==> flow/design.v <==
`timescale 1ns/10ps
module CannyEdge(dAddrRegRow, dAddrRegCol, bWE, bCE, InData, OutData,
	OPMode, bOPEnable, dReadReg, dWriteReg,	tclk, rst_b);
	input 	[2:0]				dAddrRegRow, dAddrRegCol;
	input						bWE, bCE;
	input 	[8-1:0] 	InData;
	output	[8-1:0] 	OutData;
	reg		[8-1:0] 	OutData;
	input 	[2:0]				OPMode;
	input 						bOPEnable;
	input 	[3:0]				dReadReg, dWriteReg;
	input						tclk, rst_b;
	reg 	[8-1:0]	regX[0:24];	 
	reg 	[8-1:0]	regY6;		 
	reg 	[8-1:0]	regZ[0:12];	 
	wire	[5:0]			wIdx = dAddrRegRow*3'd5 + dAddrRegCol;	 
	wire	[8-1:0]	gf[0:24];	 
	reg 	[8-1:0]	Out_gf, Out_gradient, Out_direction, Out_bThres;
	parameter		dThresHigh = 15;
	parameter		dThresLow = 10;
	parameter		dWidth = 200;
	parameter		dHeight = 200;
	reg			[14:0]	tpSum;
	reg			[1:0]	IntSignal;
	reg signed [31:0]	Gx, Gy, fGx, fGy;
	reg signed	[1:0]	dx, dy;
	integer	k;
	assign gf[0] =1;  assign gf[1] =3;  assign gf[2] =4;  assign gf[3] =3;  assign gf[4] =1;
	assign gf[5] =3;  assign gf[6] =7;  assign gf[7] =10; assign gf[8] =7;  assign gf[9] =3;
	assign gf[10]=4;  assign gf[11]=10; assign gf[12]=16; assign gf[13]=10; assign gf[14]=4;
	assign gf[15]=3;  assign gf[16]=7;  assign gf[17]=10; assign gf[18]=7;  assign gf[19]=3;
	assign gf[20]=1;  assign gf[21]=3;  assign gf[22]=4;  assign gf[23]=3;  assign gf[24]=1;
	always @(posedge tclk or negedge rst_b)
	begin
		if(!rst_b) begin
			IntSignal <= 2'b00;
		end
		else if(bCE==1'b0 && bWE==1'b0) 
		begin
			if(dWriteReg == 0)
				regX[wIdx] <= InData;
			else if(dWriteReg == 1) begin
				if(wIdx == 6)
					regY6 <= InData;
			end
			else if(dWriteReg == 2) begin
				if(wIdx <= 12)
					regZ[wIdx] <= InData;
			end
		end
		else if(bCE==1'b0 && bWE==1'b1)
		begin
			if(dReadReg == 0)
				OutData <= Out_gf;
			else if(dReadReg == 1)
				OutData <= Out_gradient;
			else if(dReadReg == 2)
				OutData <= Out_direction;
			else if(dReadReg == 3)
				OutData <= Out_gradient;
			else if(dReadReg == 4)
				OutData <= Out_bThres;
			else
				OutData <= OutData;
		end
		else
		begin
			if(bOPEnable==1'b0)
			begin
				if(OPMode == 0)
				begin
					if(IntSignal == 2'b00)	begin
						tpSum <= (gf[0]*regX[0]+gf[1]*regX[1]+gf[2]*regX[2]+gf[3]*regX[3]+gf[4]*regX[4]+gf[5]*regX[5]+gf[6]*regX[6]+gf[7]*regX[7]+gf[8]*regX[8]+gf[9]*regX[9]+gf[10]*regX[10]+gf[11]*regX[11]+gf[12]*regX[12]+gf[13]*regX[13]+gf[14]*regX[14]+gf[15]*regX[15]+gf[16]*regX[16]+gf[17]*regX[17]+gf[18]*regX[18]+gf[19]*regX[19]+gf[20]*regX[20]+gf[21]*regX[21]+gf[22]*regX[22]+gf[23]*regX[23]+gf[24]*regX[24]);
						IntSignal <= 2'b01;
					end
					else if(IntSignal == 2'b01) begin
						Out_gf <= tpSum >> 7;				 
					end
					else begin
						Out_gf <= Out_gf;
						IntSignal <= IntSignal;
					end
				end
				else if(OPMode == 1)
				begin
					if(IntSignal == 2'b00)	begin
						Gx <= -regX[0]-2*regX[5]-regX[10]+regX[2]+2*regX[7]+regX[12];
						Gy <= +regX[0]+2*regX[1]+regX[2]-regX[10]-2*regX[11]-regX[12];
						IntSignal <= 2'b01;
					end
					else if(IntSignal == 2'b01) begin
						if(Gx >= 0 && Gy >= 0)
							Out_gradient <= (Gx+Gy)/8;
						else if(Gx < 0 && Gy >=0)
							Out_gradient <= (-Gx+Gy)/8;
						else if(Gx >= 0 && Gy < 0)
							Out_gradient <= (Gx-Gy)/8;
						else if(Gx < 0 && Gy < 0)
							Out_gradient <= (-Gx-Gy)/8;
						else
							Out_gradient <= Out_gradient;
						IntSignal <= 2'b10;
					end	
					else if(IntSignal == 2'b10) begin
						if(Gy < 0)
						begin
							fGx <= -Gx;
							fGy <= -Gy;
						end
						else
						begin
							fGx <= Gx;
							fGy <= Gy;
						end
						IntSignal <= 2'b11;
					end
					else if(IntSignal == 2'b11) begin
						if(fGx >=0)
						begin
							if(fGy <= fGx>>1)  
								Out_direction <= 0;
							else if(fGy > fGx>>1 && fGy <= fGx*25/10)  
								Out_direction <= 45;
							else if(fGy > fGx*25/10)
								Out_direction <= 90;
							else
								Out_direction <= Out_direction;
						end
						else  
						begin
							if(fGy <= -fGx>>1)
								Out_direction <= 0;
							else if(fGy > -fGx>>1 && fGy <= -fGx*25/10)
								Out_direction <= 135;
							else if(fGy > -fGx*25/10)
								Out_direction <= 90;
							else
								Out_direction <= Out_direction;
						end
						IntSignal <= IntSignal;
					end
				end
				else if(OPMode == 2)
				begin
					if(IntSignal == 2'b00) begin
						if(regY6 == 0) begin
							dx <= 1;
							dy <= 0;
						end
						else if(regY6 == 45) begin
							dx <= -1;
							dy <= 1;
						end
						else if(regY6 == 90) begin
							dx <= 0;
							dy <= 1;
						end
						else if(regY6 == 135) begin
							dx <= 1;
							dy <= 1;
						end
						else begin
							dx <= 0; 
							dy <= 0; 
						end
						IntSignal <= 2'b01;
					end
					else if(IntSignal == 2'b01) begin
						if(regX[6] < regX[6-5*dy-dx] | regX[6] < regX[6+5*dy+dx])
							regX[6] <= 0;
						IntSignal <= IntSignal;
						Out_gradient <= regX[6];
					end
				end
				else if(OPMode == 3)
				begin
					if(IntSignal == 2'b00) begin
						if(regY6 == 0) begin
							dx <= 1;
							dy <= 0;
						end
						else if(regY6 == 45) begin
							dx <= -1;
							dy <= 1;
						end
						else if(regY6 == 90) begin
							dx <= 0;
							dy <= 1;
						end
						else if(regY6 == 135) begin
							dx <= 1;
							dy <= 1;
						end
						else begin
							dx <= 0; 
							dy <= 0; 
						end
						IntSignal <= 2'b01;
					end	
					else if(IntSignal == 2'b01) begin
						if(regX[6] >= dThresHigh)		 
							Out_bThres <= 1;
						else if(regX[6] <= dThresLow)	 
							Out_bThres <= 0;
						else							 
						begin
							if(regX[6-5*dy-dx] >= dThresHigh || regX[6+5*dy+dx] >= dThresHigh)
								Out_bThres <= 1;
							else if(regZ[6-5*dy-dx] == 1 || regZ[6+5*dy+dx] == 1)
								Out_bThres <= 1;
							else
								Out_bThres <= 0;
						end
						IntSignal <= IntSignal;
					end
				end
			end	
			else  
				IntSignal <= 2'b00;
		end  
	end
endmodule
== Tool chain data of CannyEdge ==
Tool output for the design above before and after an edit, in the order of the flow.
Lines under "before" count in the file above, lines under "after" in the edited file.
"difference" is "after" less "before", of the values as shown.
Cell names lack the library's common part.
A cell with n/a has no value.

* Top module: CannyEdge
* Clock input: tclk
* Cell library: sky130hd
* Library corner: tt_025C_1v80

== Diff ==
The edit as a unified diff against the file above.
A script made this edit. It changes what the design does and was not meant as an optimisation.

<pre>
@@ -31,10 +31,7 @@
 	assign gf[15]=3;  assign gf[16]=7;  assign gf[17]=10; assign gf[18]=7;  assign gf[19]=3;
 	assign gf[20]=1;  assign gf[21]=3;  assign gf[22]=4;  assign gf[23]=3;  assign gf[24]=1;
-	always @(posedge tclk or negedge rst_b)
+	always @(posedge tclk)
 	begin
-		if(!rst_b) begin
-			IntSignal <= 2'b00;
-		end
-		else if(bCE==1'b0 && bWE==1'b0) 
+		if(bCE==1'b0 && bWE==1'b0) 
 		begin
 			if(dWriteReg == 0)
</pre>

== Word level ==
Counts by Yosys on the flattened word-level netlist (proc, flatten, opt, wreduce). Print and check cells are left out. Cells with the same type and inputs are merged into one.
Memory sizes are those after Yosys's memory passes, which may raise the word count (mostly to a power of two), join words into wider ones and drop unused or constant bits.

{| class="wikitable"
|+ Storage and ports
! item !! before !! after !! difference
|-
| register bits after elaboration || 501 || 197 || -304
|-
| memory bits (writable) || 0 || 360 || +360
|-
| memories kept || 0 || 2 || +2
|-
| input bits || 30 || 30 || 0
|-
| output and inout bits || 8 || 8 || 0
|-
| cells after elaboration || 509 || 266 || -243
|}

{| class="wikitable"
|+ Operators by class
! item !! before !! after !! difference
|-
| add/subtract/negate cells || 51 || 51 || 0
|-
| multipliers || 20 || 20 || 0
|-
| div/mod/pow operators || 2 || 2 || 0
|-
| order comparisons || 20 || 20 || 0
|-
| eq/ne operators || 136 || 21 || -115
|-
| multiplexer cells || 126 || 81 || -45
|-
| bitwise gates (word level) || 18 || 17 || -1
|-
| reduce/logical cells || 83 || 37 || -46
|}

{| class="wikitable"
|+ Operators by type and width
! operator !! before !! after !! difference
|-
| 8-bit two-way mux || 95 || 30 || -65
|-
| 5-bit equality test with constant B || 27 || 0 || -27
|-
| 4-bit AND reduction || 26 || 2 || -24
|-
| 5-bit by 4-bit equality test with 1-bit output with constant B || 24 || 0 || -24
|-
| 7-bit AND reduction || 16 || 0 || -16
|-
| 1-bit two-way mux || 5 || 21 || +16
|-
| 4-bit equality test with constant B || 15 || 0 || -15
|-
| 4-bit by 3-bit equality test with 1-bit output with constant B || 13 || 1 || -12
|-
| 5-bit by 3-bit equality test with 1-bit output with constant B || 12 || 0 || -12
|-
| 4-bit by 2-bit equality test with 1-bit output with constant B || 9 || 3 || -6
|-
| 5-bit by 2-bit equality test with 1-bit output with constant B || 6 || 0 || -6
|-
| 4-bit two-way mux || 0 || 5 || +5
|-
| 2-bit != test with constant B || 4 || 0 || -4
|-
| 4-bit by 1-bit equality test with 1-bit output with constant B || 5 || 2 || -3
|-
| 4-bit logical NOT || 5 || 2 || -3
|-
| 2-bit nonzero test || 5 || 2 || -3
|-
| 5-bit by 1-bit equality test with 1-bit output with constant B || 3 || 0 || -3
|-
| 5-bit logical NOT || 3 || 0 || -3
|-
| 2-bit by 1-bit != test with 1-bit output with constant B || 3 || 0 || -3
|-
| 5-bit two-way mux || 0 || 3 || +3
|-
| 8-bit parallel mux with 13-bit select || 2 || 0 || -2
|-
| 8-bit parallel mux with 25-bit select || 2 || 0 || -2
|-
| 6-bit AND reduction || 1 || 3 || +2
|-
| 8-bit AND reduction || 0 || 2 || +2
|-
| 1-bit inverter || 13 || 12 || -1
|-
| 9-bit AND reduction || 2 || 1 || -1
|-
| 10-bit AND reduction || 1 || 0 || -1
|-
| 12-bit AND reduction || 1 || 0 || -1
|}

Unchanged operator kinds not shown: 67.
The list need not be complete.

== Depth ==
Longest topological path by Yosys (ltp), each cell counted once; first at word level (registers and memories cut), then after technology mapping (sequential cells cut; the memories' decode and read muxes count).

{| class="wikitable"
|+ Depth
! item !! before !! after !! difference
|-
| word-level depth || 35 || 25 || -10
|-
| ABC_AREA || 0 || 0 || n/a
|-
| gate-level depth with buffers || 89 || 89 || 0
|-
| mapped depth without buffers || 78 || 80 || +2
|}

== Synthesis result ==
Yosys stat after the flow's synthesis: flattened, memories mapped to cells. It holds for the ABC_AREA given above (unset counts as 0); a run with the other value may have another netlist.

{| class="wikitable"
|+ Mapped netlist
! item !! before !! after !! difference
|-
| standard cells after synthesis || 6662 || 6114 || -548
|-
| synthesis area (um^2) || 62326.0 || 61771.7 || -554.3
|-
| sequential area (um^2) || 14144.8 || 15805.2 || +1660.4
|-
| flip-flop cells || 472 || 528 || +56
|-
| buffer cells || 216 || 183 || -33
|}

{| class="wikitable"
|+ Cells by type
! cell !! before !! after !! difference
|-
| mux4_2 || 7 || 169 || +162
|-
| nand2_1 || 408 || 329 || -79
|-
| o21ai_0 || 295 || 222 || -73
|-
| edfxtp_1 || 467 || 523 || +56
|-
| a221oi_1 || 64 || 12 || -52
|-
| nor2_1 || 501 || 451 || -50
|-
| nor3_1 || 151 || 107 || -44
|-
| nand3_1 || 163 || 120 || -43
|-
| nand4_1 || 124 || 81 || -43
|-
| clkbuf_8 || 40 || 0 || -40
|-
| a22oi_1 || 49 || 13 || -36
|-
| a22o_1 || 37 || 7 || -30
|-
| xnor2_1 || 326 || 300 || -26
|-
| a21o_2 || 26 || 0 || -26
|-
| xor2_1 || 136 || 160 || +24
|-
| a222oi_1 || 23 || 0 || -23
|-
| mux2i_1 || 67 || 48 || -19
|-
| and3_1 || 26 || 45 || +19
|}

Unchanged cell types not shown: 22.
The list need not be complete.

== Path before layout ==
OpenSTA on the mapped netlist: ideal clock, no wires. The path of least setup slack (recovery checks aside). Input and output delay are each 20% of the period. Register names are those of the netlist, which keeps one name where synthesis merged equal registers.

{| class="wikitable"
|+ Path after synthesis
! item !! before !! after !! difference
|-
| kind || register to register || register to register || n/a
|-
| start point || register fGx[2] || register fGx[0] || n/a
|-
| end point || register Out_direction[2] || register Out_direction[2] || n/a
|-
| clock period (ps) || 30000 || 30000 || 0
|-
| library setup time (ps) || 262 || 262 || 0
|-
| launch time at the first pin (ps) || 0 || 0 || 0
|-
| arrival time (ps) || 17901 || 18454 || +553
|-
| required time (ps) || 29738 || 29738 || 0
|-
| slack (ps) || 11837 || 11284 || -553
|-
| delay of the path (ps) || 18163 || 18716 || +553
|-
| driving pins on the path || 81 || 85 || +4
|-
| path buffers || 6 || 6 || 0
|-
| synthesis period reached (ps) || 18163 || 18716 || +553
|}

"delay of the path" = arrival - input delay + setup time.
"driving pins on the path": output pins that drive a net of the path, with the launching flip-flop's if there is one; two outputs of one cell count as two.
"synthesis period reached" is the clock period less the worst setup slack; recovery checks do not enter. This is arithmetic on one report: input and output delays are still those of the set period (20% each).
Between the ends stands the longest chain of elaborated cells between them, by number of cells; it is not shown to be the way that was timed. Of several equally long chains one is given.
Each line given opens the expression or statement behind the cell; cells for indexed reads and writes are added by Yosys, which also makes memories of some case tables.
At most two assigning lines are given for a register; there are more.
before: Ways into the end's enable are left out, as the timed path ends at the data pin.

Between the ends, after synthesis, before:
* Path through: edfxtp_1 > inv_1 > ha_1 > inv_1 > fa_1 > inv_1 > ha_1 > ha_1 > fa_1 > a21oi_1 > nor4b_1 > or4b_4 > a21o_1 > or3_1 > or3_4 > or4_4 > buf_6 > nor4_1 > [... 45 more ...] > or3_1 > buf_4 > o31ai_2 > xnor2_1 > ha_1 > nor2b_1 > o21ai_0 > nand2b_1 > a21oi_1 > nor2b_1 > o21ai_0 > nand2b_1 > a21oi_1 > nand2_1 > a2111oi_0 > o211ai_1 > nor2b_1 > or2_2
* Cells in the longest elaborated chain: 8
* Elaborated cells between the ends (all ways): 23
* Those cells by class: add/sub: 1; mul: 2; div: 2; compare: 9; mux: 7; reduce/logical: 2

{| class="wikitable"
|+ Ends and longest elaborated chain, after synthesis, before
! item !! line !! text
|-
| from (decl) || 25 || <nowiki>reg signed [31:0] Gx, Gy, fGx, fGy;</nowiki>
|-
| from (assign) || 107 || <nowiki>fGx <= -Gx;</nowiki>
|-
| from (assign) || 112 || <nowiki>fGx <= Gx;</nowiki>
|-
| 32-bit negator || 135 || <nowiki>else if(fGy > -fGx*25/10)</nowiki>
|-
| 32-bit by 6-bit multiplier with 32-bit output || 135 ||
|-
| 32-bit by 5-bit divider with 32-bit output || 135 ||
|-
| 32-bit > comparator || 135 ||
|-
| 8-bit two-way mux || 135 ||
|-
| 8-bit two-way mux || 133 || <nowiki>else if(fGy > -fGx>>1 && fGy <= -fGx*25/10)</nowiki>
|-
| 8-bit two-way mux || 131 || <nowiki>if(fGy <= -fGx>>1)</nowiki>
|-
| 8-bit two-way mux || 118 || <nowiki>if(fGx >=0)</nowiki>
|-
| to (assign) || 127 || <nowiki>Out_direction <= Out_direction;</nowiki>
|-
| to (assign) || 138 || <nowiki>Out_direction <= Out_direction;</nowiki>
|-
| to (decl) || 18 || <nowiki>reg [8-1:0] Out_gf, Out_gradient, Out_direction, Out_bThres;</nowiki>
|}

after: Ways into the end's enable are left out, as the timed path ends at the data pin.

Between the ends, after synthesis, after:
* Path through: edfxtp_1 > inv_1 > ha_1 > clkbuf_1 > and4_1 > nand2_1 > nor2_1 > nand2_1 > xnor2_1 > ha_1 > inv_1 > fa_1 > inv_1 > ha_1 > ha_1 > clkbuf_1 > and4_1 > nand2_1 > [... 49 more ...] > inv_1 > nor4_2 > a21oi_1 > xnor2_1 > ha_1 > nor2b_1 > o21ai_0 > nand2b_1 > a21oi_1 > nor2b_1 > o21ai_0 > nand2b_1 > a21oi_1 > nor3_1 > a211oi_1 > xor2_1 > a21oi_1 > or2_2
* Cells in the longest elaborated chain: 8
* Elaborated cells between the ends (all ways): 21
* Those cells by class: add/sub: 1; mul: 2; div: 2; compare: 7; mux: 7; reduce/logical: 2

{| class="wikitable"
|+ Ends and longest elaborated chain, after synthesis, after
! item !! line !! text
|-
| from (decl) || 25 || <nowiki>reg signed [31:0] Gx, Gy, fGx, fGy;</nowiki>
|-
| from (assign) || 104 || <nowiki>fGx <= -Gx;</nowiki>
|-
| from (assign) || 109 || <nowiki>fGx <= Gx;</nowiki>
|-
| 32-bit negator || 132 || <nowiki>else if(fGy > -fGx*25/10)</nowiki>
|-
| 32-bit by 6-bit multiplier with 32-bit output || 132 ||
|-
| 32-bit by 5-bit divider with 32-bit output || 132 ||
|-
| 32-bit > comparator || 132 ||
|-
| 8-bit two-way mux || 132 ||
|-
| 8-bit two-way mux || 130 || <nowiki>else if(fGy > -fGx>>1 && fGy <= -fGx*25/10)</nowiki>
|-
| 8-bit two-way mux || 128 || <nowiki>if(fGy <= -fGx>>1)</nowiki>
|-
| 8-bit two-way mux || 115 || <nowiki>if(fGx >=0)</nowiki>
|-
| to (assign) || 124 || <nowiki>Out_direction <= Out_direction;</nowiki>
|-
| to (assign) || 135 || <nowiki>Out_direction <= Out_direction;</nowiki>
|-
| to (decl) || 18 || <nowiki>reg [8-1:0] Out_gf, Out_gradient, Out_direction, Out_bThres;</nowiki>
|}

== Timing after layout ==
From the final timing report of each run of set A: the path of least setup slack in the routed layout; clock arrival at registers is part of the times.
The report prints the path's times to 10 ps; the period is as set.

{| class="wikitable"
|+ Path after layout
! item !! before !! after !! difference
|-
| kind || register to register || register to register || n/a
|-
| start point || register fGx[0] || register fGx[2] || n/a
|-
| end point || register Out_direction[2] || register Out_direction[2] || n/a
|-
| clock period (ps) || 30000 || 30000 || 0
|-
| library setup time (ps) || 250 || 250 || 0
|-
| launch time at the first pin (ps) || 650 || 640 || -10
|-
| arrival time (ps) || 23370 || 24700 || +1330
|-
| required time (ps) || 30400 || 30400 || 0
|-
| slack (ps) || 7030 || 5690 || -1340
|-
| driving pins on the path || 70 || 79 || +9
|-
| path buffers || 2 || 0 || -2
|}

Between the ends stands the longest chain of elaborated cells between them, by number of cells; it is not shown to be the way that was timed. Of several equally long chains one is given.
At most two assigning lines are given for a register; there are more.
before: Ways into the end's enable are left out, as the timed path ends at the data pin.

Between the ends, after layout, before:
* Path through: edfxtp_1 > inv_1 > ha_1 > and4_1 > and2_1 > nand2_1 > xnor2_1 > ha_1 > ha_1 > xor2_1 > ha_1 > ha_1 > nand4_1 > a211oi_1 > nor2_1 > o31a_2 > xnor2_2 > buf_4 > [... 34 more ...] > a22oi_1 > o21ai_0 > a41oi_1 > inv_1 > ha_1 > and3_1 > nand2_1 > o21ai_0 > a41o_2 > ha_1 > nand4_1 > nor4_1 > a21oi_1 > xnor2_1 > a21oi_1 > buf_4 > nor2_1 > or2_2
* Cells in the longest elaborated chain: 8
* Elaborated cells between the ends (all ways): 21
* Those cells by class: add/sub: 1; mul: 2; div: 2; compare: 7; mux: 7; reduce/logical: 2

{| class="wikitable"
|+ Ends and longest elaborated chain, after layout, before
! item !! line !! text
|-
| from (decl) || 25 || <nowiki>reg signed [31:0] Gx, Gy, fGx, fGy;</nowiki>
|-
| from (assign) || 107 || <nowiki>fGx <= -Gx;</nowiki>
|-
| from (assign) || 112 || <nowiki>fGx <= Gx;</nowiki>
|-
| 32-bit negator || 135 || <nowiki>else if(fGy > -fGx*25/10)</nowiki>
|-
| 32-bit by 6-bit multiplier with 32-bit output || 135 ||
|-
| 32-bit by 5-bit divider with 32-bit output || 135 ||
|-
| 32-bit > comparator || 135 ||
|-
| 8-bit two-way mux || 135 ||
|-
| 8-bit two-way mux || 133 || <nowiki>else if(fGy > -fGx>>1 && fGy <= -fGx*25/10)</nowiki>
|-
| 8-bit two-way mux || 131 || <nowiki>if(fGy <= -fGx>>1)</nowiki>
|-
| 8-bit two-way mux || 118 || <nowiki>if(fGx >=0)</nowiki>
|-
| to (assign) || 127 || <nowiki>Out_direction <= Out_direction;</nowiki>
|-
| to (assign) || 138 || <nowiki>Out_direction <= Out_direction;</nowiki>
|-
| to (decl) || 18 || <nowiki>reg [8-1:0] Out_gf, Out_gradient, Out_direction, Out_bThres;</nowiki>
|}

after: Ways into the end's enable are left out, as the timed path ends at the data pin.

Between the ends, after layout, after:
* Path through: edfxtp_1 > inv_1 > ha_1 > nor2b_1 > nand2_1 > xnor2_1 > inv_1 > fa_1 > inv_1 > ha_1 > ha_1 > inv_1 > fa_1 > nor2b_1 > o31ai_1 > a2111oi_0 > nor2_1 > xnor2_1 > [... 43 more ...] > inv_1 > nor4_2 > a21oi_1 > xnor2_1 > ha_1 > nor2b_1 > o21ai_0 > nand2b_1 > a21oi_1 > nor2b_1 > o21ai_0 > nand2b_1 > a21oi_1 > nor3_1 > a211oi_1 > xor2_1 > a21oi_1 > or2_2
* Cells in the longest elaborated chain: 8
* Elaborated cells between the ends (all ways): 23
* Those cells by class: add/sub: 1; mul: 2; div: 2; compare: 9; mux: 7; reduce/logical: 2

{| class="wikitable"
|+ Ends and longest elaborated chain, after layout, after
! item !! line !! text
|-
| from (decl) || 25 || <nowiki>reg signed [31:0] Gx, Gy, fGx, fGy;</nowiki>
|-
| from (assign) || 104 || <nowiki>fGx <= -Gx;</nowiki>
|-
| from (assign) || 109 || <nowiki>fGx <= Gx;</nowiki>
|-
| 32-bit negator || 132 || <nowiki>else if(fGy > -fGx*25/10)</nowiki>
|-
| 32-bit by 6-bit multiplier with 32-bit output || 132 ||
|-
| 32-bit by 5-bit divider with 32-bit output || 132 ||
|-
| 32-bit > comparator || 132 ||
|-
| 8-bit two-way mux || 132 ||
|-
| 8-bit two-way mux || 130 || <nowiki>else if(fGy > -fGx>>1 && fGy <= -fGx*25/10)</nowiki>
|-
| 8-bit two-way mux || 128 || <nowiki>if(fGy <= -fGx>>1)</nowiki>
|-
| 8-bit two-way mux || 115 || <nowiki>if(fGx >=0)</nowiki>
|-
| to (assign) || 124 || <nowiki>Out_direction <= Out_direction;</nowiki>
|-
| to (assign) || 135 || <nowiki>Out_direction <= Out_direction;</nowiki>
|-
| to (decl) || 18 || <nowiki>reg [8-1:0] Out_gf, Out_gradient, Out_direction, Out_bThres;</nowiki>
|}

== Measured runs ==
Both versions went through the flow (Yosys, OpenROAD) with the same settings in each pair. Constraints: input delay and output delay 20% of the set period each, output load 0.01 pF.

Flow settings, set A:
* CORE_UTILIZATION: 40
* period_ns: 30.0
* CAP_MARGIN: 20
* CORE_MARGIN: 2
* SLEW_MARGIN: 20

{| class="wikitable"
|+ Measured results, set A
! item !! before !! after !! difference
|-
| Yosys chip area after synthesis (um^2) || 62326.0 || 61771.7 || -554.3
|-
| area of the die (um^2) || 158990.0 || 157589.0 || -1401.0
|-
| standard-cell area after routing (um^2) || 66546.3 || 66344.9 || -201.4
|-
| worst setup slack after layout (ps) || 7028 || 5695 || -1333
|-
| summed negative setup slack (ps) || 0 || 0 || 0
|-
| post-route worst hold slack (ps) || 425 || 419 || -6
|-
| period achieved (ps) || 22972 || 24305 || +1333
|}

Flow settings, set B:
* CORE_MARGIN: 5
* CORE_UTILIZATION: 15
* GPL_ROUTABILITY_DRIVEN: 1
* MIN_ROUTING_LAYER: met1
* PLACE_DENSITY_LB_ADDON: 0.07
* TNS_END_PERCENT: 95
* period_ns: 36.5
* CAP_MARGIN: 20
* SLEW_MARGIN: 20

{| class="wikitable"
|+ Measured results, set B
! item !! before !! after !! difference
|-
| Yosys chip area after synthesis (um^2) || 62326.0 || 61771.7 || -554.3
|-
| area of the die (um^2) || 428501.0 || 424745.0 || -3756.0
|-
| standard-cell area after routing (um^2) || 71899.0 || 71715.0 || -184.0
|-
| worst setup slack after layout (ps) || 11787 || 10752 || -1035
|-
| summed negative setup slack (ps) || 0 || 0 || 0
|-
| post-route worst hold slack (ps) || 424 || 420 || -4
|-
| period achieved (ps) || 24713 || 25748 || +1035
|}

"period achieved": clock period set for the run, less the worst setup slack. It is reckoned from that one timing run; input and output delays stay at 20% of the period that was set.
